==> flow/design.v <==
module cordic_step ( clock, ce, sin_in, cos_in, angle_in, t_angle, atan,
sin_out, cos_out, angle_out, t_angle_out );
parameter integer step = 0;  
parameter integer W = 12;  
input clock, ce;
input signed [W-1:0] sin_in, cos_in, angle_in, t_angle, atan;
output reg signed [W-1:0] sin_out, cos_out, angle_out, t_angle_out;
always @ (posedge clock)
begin
if( ce == 1'b1 )
begin
if(t_angle >= angle_in)
begin
cos_out <= cos_in - (sin_in >>> step);
sin_out <= ((cos_in >>> step) + sin_in);
angle_out <= angle_in + atan;
end
else if (t_angle < angle_in)
begin
cos_out <= cos_in + (sin_in >>> step);
sin_out <= -(cos_in >>> step) + sin_in;
angle_out <= angle_in - atan;
end
t_angle_out <= t_angle;
end  
end
endmodule
module mul_Kn(clock, ce, value_in, value_out, t_angle );
parameter integer W = 12;  
parameter FXP_SHIFT = 10;  
input clock, ce;
input signed[W-1:0] value_in, t_angle;
output reg signed[W-1:0] value_out;
reg signed [2*W-1:0] val, val_0, val_2, val_4, val_5, val_7, val_7_9_d, val_9;  
reg signed [2*W-1:0] val_0_2, val_4_5, val_7_9, val_0_2_4_5, val_0_2_4_5_7_9;  
always @ (posedge clock)
begin
if( ce == 1'b1 )
begin
val = value_in; val_0 <= val; val_2 <= val << 2; val_4 <= val << 4;
val_5 <= val << 5; val_7 <= val << 7; val_9 <= val << 9;
val_0_2 <= val_0 - val_2; val_4_5 <= val_4 - val_5; val_7_9 <= val_7 + val_9;
val_0_2_4_5 <= val_0_2 + val_4_5;
val_7_9_d <= val_7_9;  
val_0_2_4_5_7_9 = val_0_2_4_5 + val_7_9_d;
value_out <= val_0_2_4_5_7_9 >>> FXP_SHIFT;
end
end
endmodule
module cordic_pipeline_rtl( clock, reset, ce, angle_in, sin_out, cos_out, valid_out );
parameter integer W = 12;  
parameter FXP_MUL = 1024;  
parameter PIPE_LATENCY = 15;  
input clock, reset, ce;
input signed [W-1:0] angle_in;  
output signed [W-1:0] sin_out, cos_out;
output valid_out;
wire signed [11:0] atan[0:10];  
assign atan[0] = 12'sd804;
assign atan[1] = 12'sd475;
assign atan[2] = 12'sd251;
assign atan[3] = 12'sd127;
assign atan[4] = 12'sd64;
assign atan[5] = 12'sd32;
assign atan[6] = 12'sd16;
assign atan[7] = 12'sd8;
assign atan[8] = 12'sd4;
assign atan[9] = 12'sd2;
assign atan[10] = 12'sd1;
wire signed [W-1:0] sin_tab [0:11];
wire signed [W-1:0] cos_tab [0:11];
wire signed [W-1:0] t_angle_tab [0:11];  
wire signed [W-1:0] angle_tab [0:11];
reg unsigned [4:0] valid_cnt;  
always@(posedge clock)
begin
if ( reset == 1'b0 )
valid_cnt <= PIPE_LATENCY;  
else
if( ( valid_cnt != 0 ) && ( ce == 1'b1 ) )
valid_cnt <= valid_cnt - 1;  
end
assign valid_out = ( valid_cnt == 0 )? 1'b1 : 1'b0;  
assign cos_tab[0] = 1.0 * FXP_MUL;
assign sin_tab[0] = 0;
assign angle_tab[0] = 0;
assign t_angle_tab[0] = angle_in;
cordic_step #(0) cordic_step_0 ( clock, ce, sin_tab[0], cos_tab[0], angle_tab[0], t_angle_tab[0], atan[0],
sin_tab[1], cos_tab[1], angle_tab[1], t_angle_tab[1] );
cordic_step #(1) cordic_step_1 ( clock, ce, sin_tab[1], cos_tab[1], angle_tab[1], t_angle_tab[1], atan[1],
sin_tab[2], cos_tab[2], angle_tab[2], t_angle_tab[2] );
cordic_step #(2) cordic_step_2 ( clock, ce, sin_tab[2], cos_tab[2], angle_tab[2], t_angle_tab[2], atan[2],
sin_tab[3], cos_tab[3], angle_tab[3], t_angle_tab[3] );
cordic_step #(3) cordic_step_3 ( clock, ce, sin_tab[3], cos_tab[3], angle_tab[3], t_angle_tab[3], atan[3],
sin_tab[4], cos_tab[4], angle_tab[4], t_angle_tab[4] );
cordic_step #(4) cordic_step_4 ( clock, ce, sin_tab[4], cos_tab[4], angle_tab[4], t_angle_tab[4], atan[4],
sin_tab[5], cos_tab[5], angle_tab[5], t_angle_tab[5] );
cordic_step #(5) cordic_step_5 ( clock, ce, sin_tab[5], cos_tab[5], angle_tab[5], t_angle_tab[5], atan[5],
sin_tab[6], cos_tab[6], angle_tab[6], t_angle_tab[6] );
cordic_step #(6) cordic_step_6 ( clock, ce, sin_tab[6], cos_tab[6], angle_tab[6], t_angle_tab[6], atan[6],
sin_tab[7], cos_tab[7], angle_tab[7], t_angle_tab[7] );
cordic_step #(7) cordic_step_7 ( clock, ce, sin_tab[7], cos_tab[7], angle_tab[7], t_angle_tab[7], atan[7],
sin_tab[8], cos_tab[8], angle_tab[8], t_angle_tab[8] );
cordic_step #(8) cordic_step_8 ( clock, ce, sin_tab[8], cos_tab[8], angle_tab[8], t_angle_tab[8], atan[8],
sin_tab[9], cos_tab[9], angle_tab[9], t_angle_tab[9] );
cordic_step #(9) cordic_step_9 ( clock, ce, sin_tab[9], cos_tab[9], angle_tab[9], t_angle_tab[9], atan[9],
sin_tab[10], cos_tab[10], angle_tab[10], t_angle_tab[10] );
cordic_step #(10)cordic_step_10( clock, ce, sin_tab[10], cos_tab[10], angle_tab[10], t_angle_tab[10],
atan[10], sin_tab[11], cos_tab[11], angle_tab[11], t_angle_tab[11] );
mul_Kn mul_Kn_sin ( clock, ce, sin_tab[11], sin_out, t_angle_tab[11] );
mul_Kn mul_Kn_cos ( clock, ce, cos_tab[11], cos_out, t_angle_tab[11] );
endmodule
Tool chain data of cordic_pipeline_rtl
The steps from the RTL of cordic_pipeline_rtl to its reports follow in flow order. Line numbers count from 1 in the design file above. Operators: Yosys type, input widths -> output width; for muxes data width and select width s. Library cell names are shortened. Not given: --

Design top: cordic_pipeline_rtl. Clock: clock. Cell library: sky130hd. Timing corner: tt_025C_1v80.

Elaborated design
Source: Yosys, flattened and elaborated. Widths are those after wreduce. Registers that Yosys merges into a memory's read port (data or address) are not register bits. Print and check cells do not count.

For input port bits the number is 15. Bits in registers: 849. For cells after elaboration the number is 252.

Mux-type cells: 61. Under magnitude comparators stands 22. Under $add $sub $neg stands 78. Reduce/logical cells: 25.

Operator list (number): $mux 12 (60); $ge 12x12->1 (10); $lt 12x12->1 (10); $add 12x12->12 (9); $add 19x21->22 (2); $add 22x22->22 (2); $add 15x18->19 (2); $sub 16x17->18 (2); $sub 12x14->15 (2); $add 12x8->12 const B (2); $sub 12x8->12 const B (2); $reduce_and 2->1 (11); $reduce_bool 2->1 (11); $add 10x12->12 (1); $add 10x12->12 const A (1); $neg 10->12 (1); $add 11x12->12 const A (1); $ge 12x1->1 const B (1); $lt 12x1->1 const B (1); $add 12x10->12 (1); $sub 12x10->12 (1); $add 12x10->12 const B (1); $sub 12x10->12 const B (1); $add 12x11->12 const A (1); $sub 12x11->12 const A (1); $add 12x2->12 (1); $sub 12x2->12 (1); $add 12x3->12 (1).

Not listed: further kinds 46, cells in them 46.

Logic depth
Depth = most cells in a row (Yosys ltp): at word level without a register or memory, in the mapped netlist without a sequential cell, where the memories' decode and read muxes count.

Depth after elaboration: 4. For ABC_AREA the number is 1. For depth in mapped cells the number is 28.

After synthesis
Yosys stat after the flow's synthesis: flattened, memories mapped to cells. It holds for the ABC_AREA given above (unset counts as 0); a run with the other value may have another netlist. Totals and module areas in this step are rounded.

Under standard cells after synthesis stands 3367. Chip area (Yosys): 0.036 mm2. Under buffers stands 26. The figure for flip-flops is 596.

Cell types: edfxtp_1 (number 591, area in all 1.77E+04 um2); ha_1 (number 455, area in all 5692.96 um2); xor2_1 (number 266, area in all 2.33E+03 um2); nand2_1 (number 507, area in all 1.9E+03 um2); inv_1 (number 499, area in all 1.87E+03 um2); a21oi_1 (number 310, area in all 1.55E+03 um2); o21ai_0 (number 136, area in all 680.653 um2); xnor2_1 (number 77, area in all 674.397 um2); nand3_1 (number 120, area in all 600.576 um2); fa_1 (number 29, area in all 580.557 um2); nor2_1 (number 147, area in all 551.779 um2); o21bai_1 (number 24, area in all 180.173 um2); a21o_1 (number 23, area in all 172.666 um2); nor3_1 (number 28, area in all 140.134 um2); dfxtp_1 (number 5, area in all 100.096 um2); o2111ai_1 (number 11, area in all 96.342 um2); o31ai_1 (number 11, area in all 82.579 um2); nand4_1 (number 13, area in all 81.328 um2).

Other cell types: 29; their cells: 115.

Worst setup path after synthesis
Source: OpenSTA report_checks on the synthesized netlist (no wires, ideal clock, input and output delay 20% of the period each), path of least setup slack; recovery checks are left aside. Register names are those of the netlist, which keeps one name where synthesis merged equal registers.

Kind: flip-flop to flip-flop. Start point: register cordic_step_4.angle_out[5]. End point: register cordic_step_5.sin_out[11]. Under setup slack stands 0.712 ns. Under setup time stands 0.252 ns. Under required time stands 4.248 ns. The figure for driving pins on the path is 26. Time at the first pin: 0.000 ns. The entry for arrival reads 3.535 ns. For clock period the number is 4.5 ns. Under delay of the path stands 3.787 ns. The figure for synthesis period reached is 3.788 ns.

"delay of the path" = arrival - input delay + setup time. "driving pins on the path" counts driving pins, that of a launching flip-flop among them; a cell with two outputs on the path counts twice. "synthesis period reached" is the clock period less the worst setup slack; recovery checks do not enter. This is arithmetic on one report: input and output delays are still those of the set period (20% each). Between the ends stands the longest chain of elaborated cells between them, by number of cells; it is not shown to be the way that was timed. Of several equally long chains one is given. Each line given opens the expression or statement behind the cell; cells for indexed reads and writes are added by Yosys, which also makes memories of some case tables. Ways into the end's enable are left out, as the timed path ends at the data pin.

Cells stage by stage: edfxtp_1 > inv_1 > ha_1 > a21oi_1 > o21ai_0 > nand2_1 > o2111ai_1 > or2_2 > nand2_1 > inv_1 > clkbuf_1 > o21ai_0 > xor2_1 > inv_1 > ha_1 > a21oi_1 > o21ai_0 > a21oi_1 > nor2_1 > o21ai_0 > nand2_1 > nand2_1 > nand2_1 > a21oi_1 > nand3b_1 > nand2_1. The entry for length of the longest elaborated chain reads 3. Under elaborated cells between the ends (all ways) stands 4. The figure for source lines of those cells is 2.

Ends and longest elaborated chain, after synthesis: start, declared (RTL line 7) `output reg signed [W-1:0] sin_out, cos_out, angle_out, t_angle_out;`; start, assigned (RTL line 16) `angle_out <= angle_in + atan;`; start, assigned (RTL line 22) `angle_out <= angle_in - atan;`; $lt 12x12->1 (RTL line 18) `else if (t_angle < angle_in)`; $mux 12 (RTL line 18); $mux 12 (RTL line 12) `if(t_angle >= angle_in)`; end, assigned (RTL line 15) `sin_out <= ((cos_in >>> step) + sin_in);`; end, assigned (RTL line 21) `sin_out <= -(cos_in >>> step) + sin_in;`; end, declared (RTL line 7).

Path in the finished layout
From the final timing report of run 1: the path of least setup slack in the routed layout; clock arrival at registers is part of the times.

Kind: flip-flop to flip-flop. Start point: register cordic_step_4.angle_out[5]. End point: register cordic_step_5.sin_out[11]. Time at the first pin: 0.66 ns. The figure for driving pins on the path is 26. The entry for arrival reads 4.09 ns. Under required time stands 4.91 ns. For clock period the number is 4.51 ns. Under setup slack stands 0.82 ns. Under setup time stands 0.25 ns.

Between the ends stands the longest chain of elaborated cells between them, by number of cells; it is not shown to be the way that was timed. Of several equally long chains one is given. Ways into the end's enable are left out, as the timed path ends at the data pin.

Cells stage by stage: edfxtp_1 > inv_2 > ha_4 > a21oi_2 > o21ai_2 > nand2_1 > o2111ai_4 > or2_4 > nand2_8 > inv_4 > clkbuf_16 > o21ai_4 > xor2_1 > inv_1 > ha_4 > a21oi_4 > o21ai_2 > a21oi_2 > nor2_1 > o21ai_1 > nand2_1 > nand2_1 > nand2_1 > a21oi_2 > nand3b_1 > nand2_1. The entry for length of the longest elaborated chain reads 3. Under elaborated cells between the ends (all ways) stands 4. The figure for source lines of those cells is 2.

Ends and longest elaborated chain, post-layout: start, declared (RTL line 7) `output reg signed [W-1:0] sin_out, cos_out, angle_out, t_angle_out;`; start, assigned (RTL line 16) `angle_out <= angle_in + atan;`; start, assigned (RTL line 22) `angle_out <= angle_in - atan;`; $lt 12x12->1 (RTL line 18) `else if (t_angle < angle_in)`; $mux 12 (RTL line 18); $mux 12 (RTL line 12) `if(t_angle >= angle_in)`; end, assigned (RTL line 15) `sin_out <= ((cos_in >>> step) + sin_in);`; end, assigned (RTL line 21) `sin_out <= -(cos_in >>> step) + sin_in;`; end, declared (RTL line 7).

Ticket comment

Module cordic_pipeline_rtl, platform sky130hd: 4 stored runs of the flow (Yosys, OpenROAD) with differing settings, in no particular order. Input and output delays are each 20% of the period that was set; the output load is 0.01 pF. "reached clock period" means the clock period less the worst setup slack. The figure is calculated, with input and output delays left at 20% of the set period. By "worst setup path time" is meant the share of the clock period that the worst setup path is allowed (20% is reserved at inputs, 20% at outputs), minus its slack. Clock arrival times at its registers enter into it. Values from the reports are rounded here.

Files of run 1:
==> flow/run.sh <==
#!/bin/bash
# the make line also repeats the synthesis and layout settings of config.mk as NAME=value (left out here)
make -C /OpenROAD-flow-scripts/flow DESIGN_CONFIG=/design/flow/config.mk WORK_HOME=/design/flow/orfs CLKGATE_MAP_FILE= finish
==> flow/config.mk <==
export PLATFORM = sky130hd
export DESIGN_NAME = cordic_pipeline_rtl
export DESIGN_NICKNAME = cordic_pipeline_rtl
export VERILOG_FILES = /design/flow/design.v
export SDC_FILE = /design/flow/constraint.sdc
export NUM_CORES = 4
export LEC_CHECK = 0
export ABC_AREA = 1
export CAP_MARGIN = 20
export CORE_MARGIN = 2
export CORE_UTILIZATION = 27
export GPL_TIMING_DRIVEN = 0
export MAX_ROUTING_LAYER = met4
export PLACE_DENSITY_LB_ADDON = 0.07
export SETUP_SLACK_MARGIN = 1.27
export SLEW_MARGIN = 20
export TNS_END_PERCENT = 30
==> flow/constraint.sdc <==
create_clock -name core_clock -period 4.51 [get_ports {clock}]
set_input_delay 0.9020 -clock core_clock [delete_from_list [all_inputs] [get_ports {clock}]]
set_output_delay 0.9020 -clock core_clock [all_outputs]
set_load 0.01 [all_outputs]

Results of run 1. The chip area after synthesis (Yosys) is 0.036 mm2. The overall die area reads 0.14 mm2. For the standard-cell area after routing the run shows 0.046 mm2. The post-route utilization reads 0.35. The setup slack of the worst path is 0.82 ns. The summed negative setup slack is 0.000 ns. For the lowest hold slack the run shows 0.41 ns. The reached clock period reads 3.686 ns. The worst setup path time stands at 3.69 ns. Type of the worst setup path: flip-flop to flip-flop.

Files of run 2:
==> flow/run.sh <==
#!/bin/bash
# the make line also repeats the synthesis and layout settings of config.mk as NAME=value (left out here)
make -C /OpenROAD-flow-scripts/flow DESIGN_CONFIG=/design/flow/config.mk WORK_HOME=/design/flow/orfs CLKGATE_MAP_FILE= finish
==> flow/config.mk <==
export PLATFORM = sky130hd
export DESIGN_NAME = cordic_pipeline_rtl
export DESIGN_NICKNAME = cordic_pipeline_rtl
export VERILOG_FILES = /design/flow/design.v
export SDC_FILE = /design/flow/constraint.sdc
export NUM_CORES = 4
export LEC_CHECK = 0
export CAP_MARGIN = 20
export CORE_MARGIN = 2
export CORE_UTILIZATION = 40
export SLEW_MARGIN = 20
==> flow/constraint.sdc <==
create_clock -name core_clock -period 4.5 [get_ports {clock}]
set_input_delay 0.9000 -clock core_clock [delete_from_list [all_inputs] [get_ports {clock}]]
set_output_delay 0.9000 -clock core_clock [all_outputs]
set_load 0.01 [all_outputs]

Results of run 2. The chip area after synthesis (Yosys) is 0.035 mm2. The overall die area reads 0.091 mm2. For the standard-cell area after routing the run shows 0.04 mm2. The post-route utilization reads 0.45. The setup slack of the worst path is 0.31 ns. The summed negative setup slack is 0.000 ns. For the lowest hold slack the run shows 0.40 ns. The reached clock period reads 4.190 ns. The worst setup path time stands at 4.19 ns. Type of the worst setup path: flip-flop to flip-flop.

Files of run 3:
==> flow/run.sh <==
#!/bin/bash
# the make line also repeats the synthesis and layout settings of config.mk as NAME=value (left out here)
make -C /OpenROAD-flow-scripts/flow DESIGN_CONFIG=/design/flow/config.mk WORK_HOME=/design/flow/orfs CLKGATE_MAP_FILE= finish
==> flow/config.mk <==
export PLATFORM = sky130hd
export DESIGN_NAME = cordic_pipeline_rtl
export DESIGN_NICKNAME = cordic_pipeline_rtl
export VERILOG_FILES = /design/flow/design.v
export SDC_FILE = /design/flow/constraint.sdc
export NUM_CORES = 4
export LEC_CHECK = 0
export ABC_AREA = 1
export CAP_MARGIN = 30
export CELL_PAD_IN_SITES_DETAIL_PLACEMENT = 1
export CELL_PAD_IN_SITES_GLOBAL_PLACEMENT = 1
export CORE_ASPECT_RATIO = 0.72
export CORE_MARGIN = 6
export CORE_UTILIZATION = 40
export CTS_CLUSTER_DIAMETER = 304
export GPL_TIMING_DRIVEN = 1
export PLACE_DENSITY_LB_ADDON = 0.1
export SLEW_MARGIN = 20
export TNS_END_PERCENT = 15
==> flow/constraint.sdc <==
create_clock -name core_clock -period 4.5 [get_ports {clock}]
set_input_delay 0.9000 -clock core_clock [delete_from_list [all_inputs] [get_ports {clock}]]
set_output_delay 0.9000 -clock core_clock [all_outputs]
set_load 0.01 [all_outputs]

Results of run 3. The chip area after synthesis (Yosys) is 0.036 mm2. The overall die area reads 0.097 mm2. For the standard-cell area after routing the run shows 0.04 mm2. The post-route utilization reads 0.45. The setup slack of the worst path is 0.33 ns. The summed negative setup slack is 0.000 ns. For the lowest hold slack the run shows 0.41 ns. The reached clock period reads 4.169 ns. The worst setup path time stands at 4.17 ns. Type of the worst setup path: flip-flop to flip-flop.

Files of run 4:
==> flow/run.sh <==
#!/bin/bash
# the make line also repeats the synthesis and layout settings of config.mk as NAME=value (left out here)
make -C /OpenROAD-flow-scripts/flow DESIGN_CONFIG=/design/flow/config.mk WORK_HOME=/design/flow/orfs CLKGATE_MAP_FILE= finish
==> flow/config.mk <==
export PLATFORM = sky130hd
export DESIGN_NAME = cordic_pipeline_rtl
export DESIGN_NICKNAME = cordic_pipeline_rtl
export VERILOG_FILES = /design/flow/design.v
export SDC_FILE = /design/flow/constraint.sdc
export NUM_CORES = 4
export LEC_CHECK = 0
export CAP_MARGIN = 15
export CELL_PAD_IN_SITES_DETAIL_PLACEMENT = 1
export CORE_ASPECT_RATIO = 1.03
export CORE_MARGIN = 2
export CORE_UTILIZATION = 68
export CTS_CLUSTER_DIAMETER = 189
export GPL_ROUTABILITY_DRIVEN = 0
export GPL_TIMING_DRIVEN = 1
export PLACE_DENSITY = 0.53
export SETUP_SLACK_MARGIN = -0.37
export SLEW_MARGIN = 20
==> flow/constraint.sdc <==
create_clock -name core_clock -period 4.5 [get_ports {clock}]
set_input_delay 0.9000 -clock core_clock [delete_from_list [all_inputs] [get_ports {clock}]]
set_output_delay 0.9000 -clock core_clock [all_outputs]
set_load 0.01 [all_outputs]

Outcome of run 4: stopped before the end: clock tree synthesis reported DPL-0033.
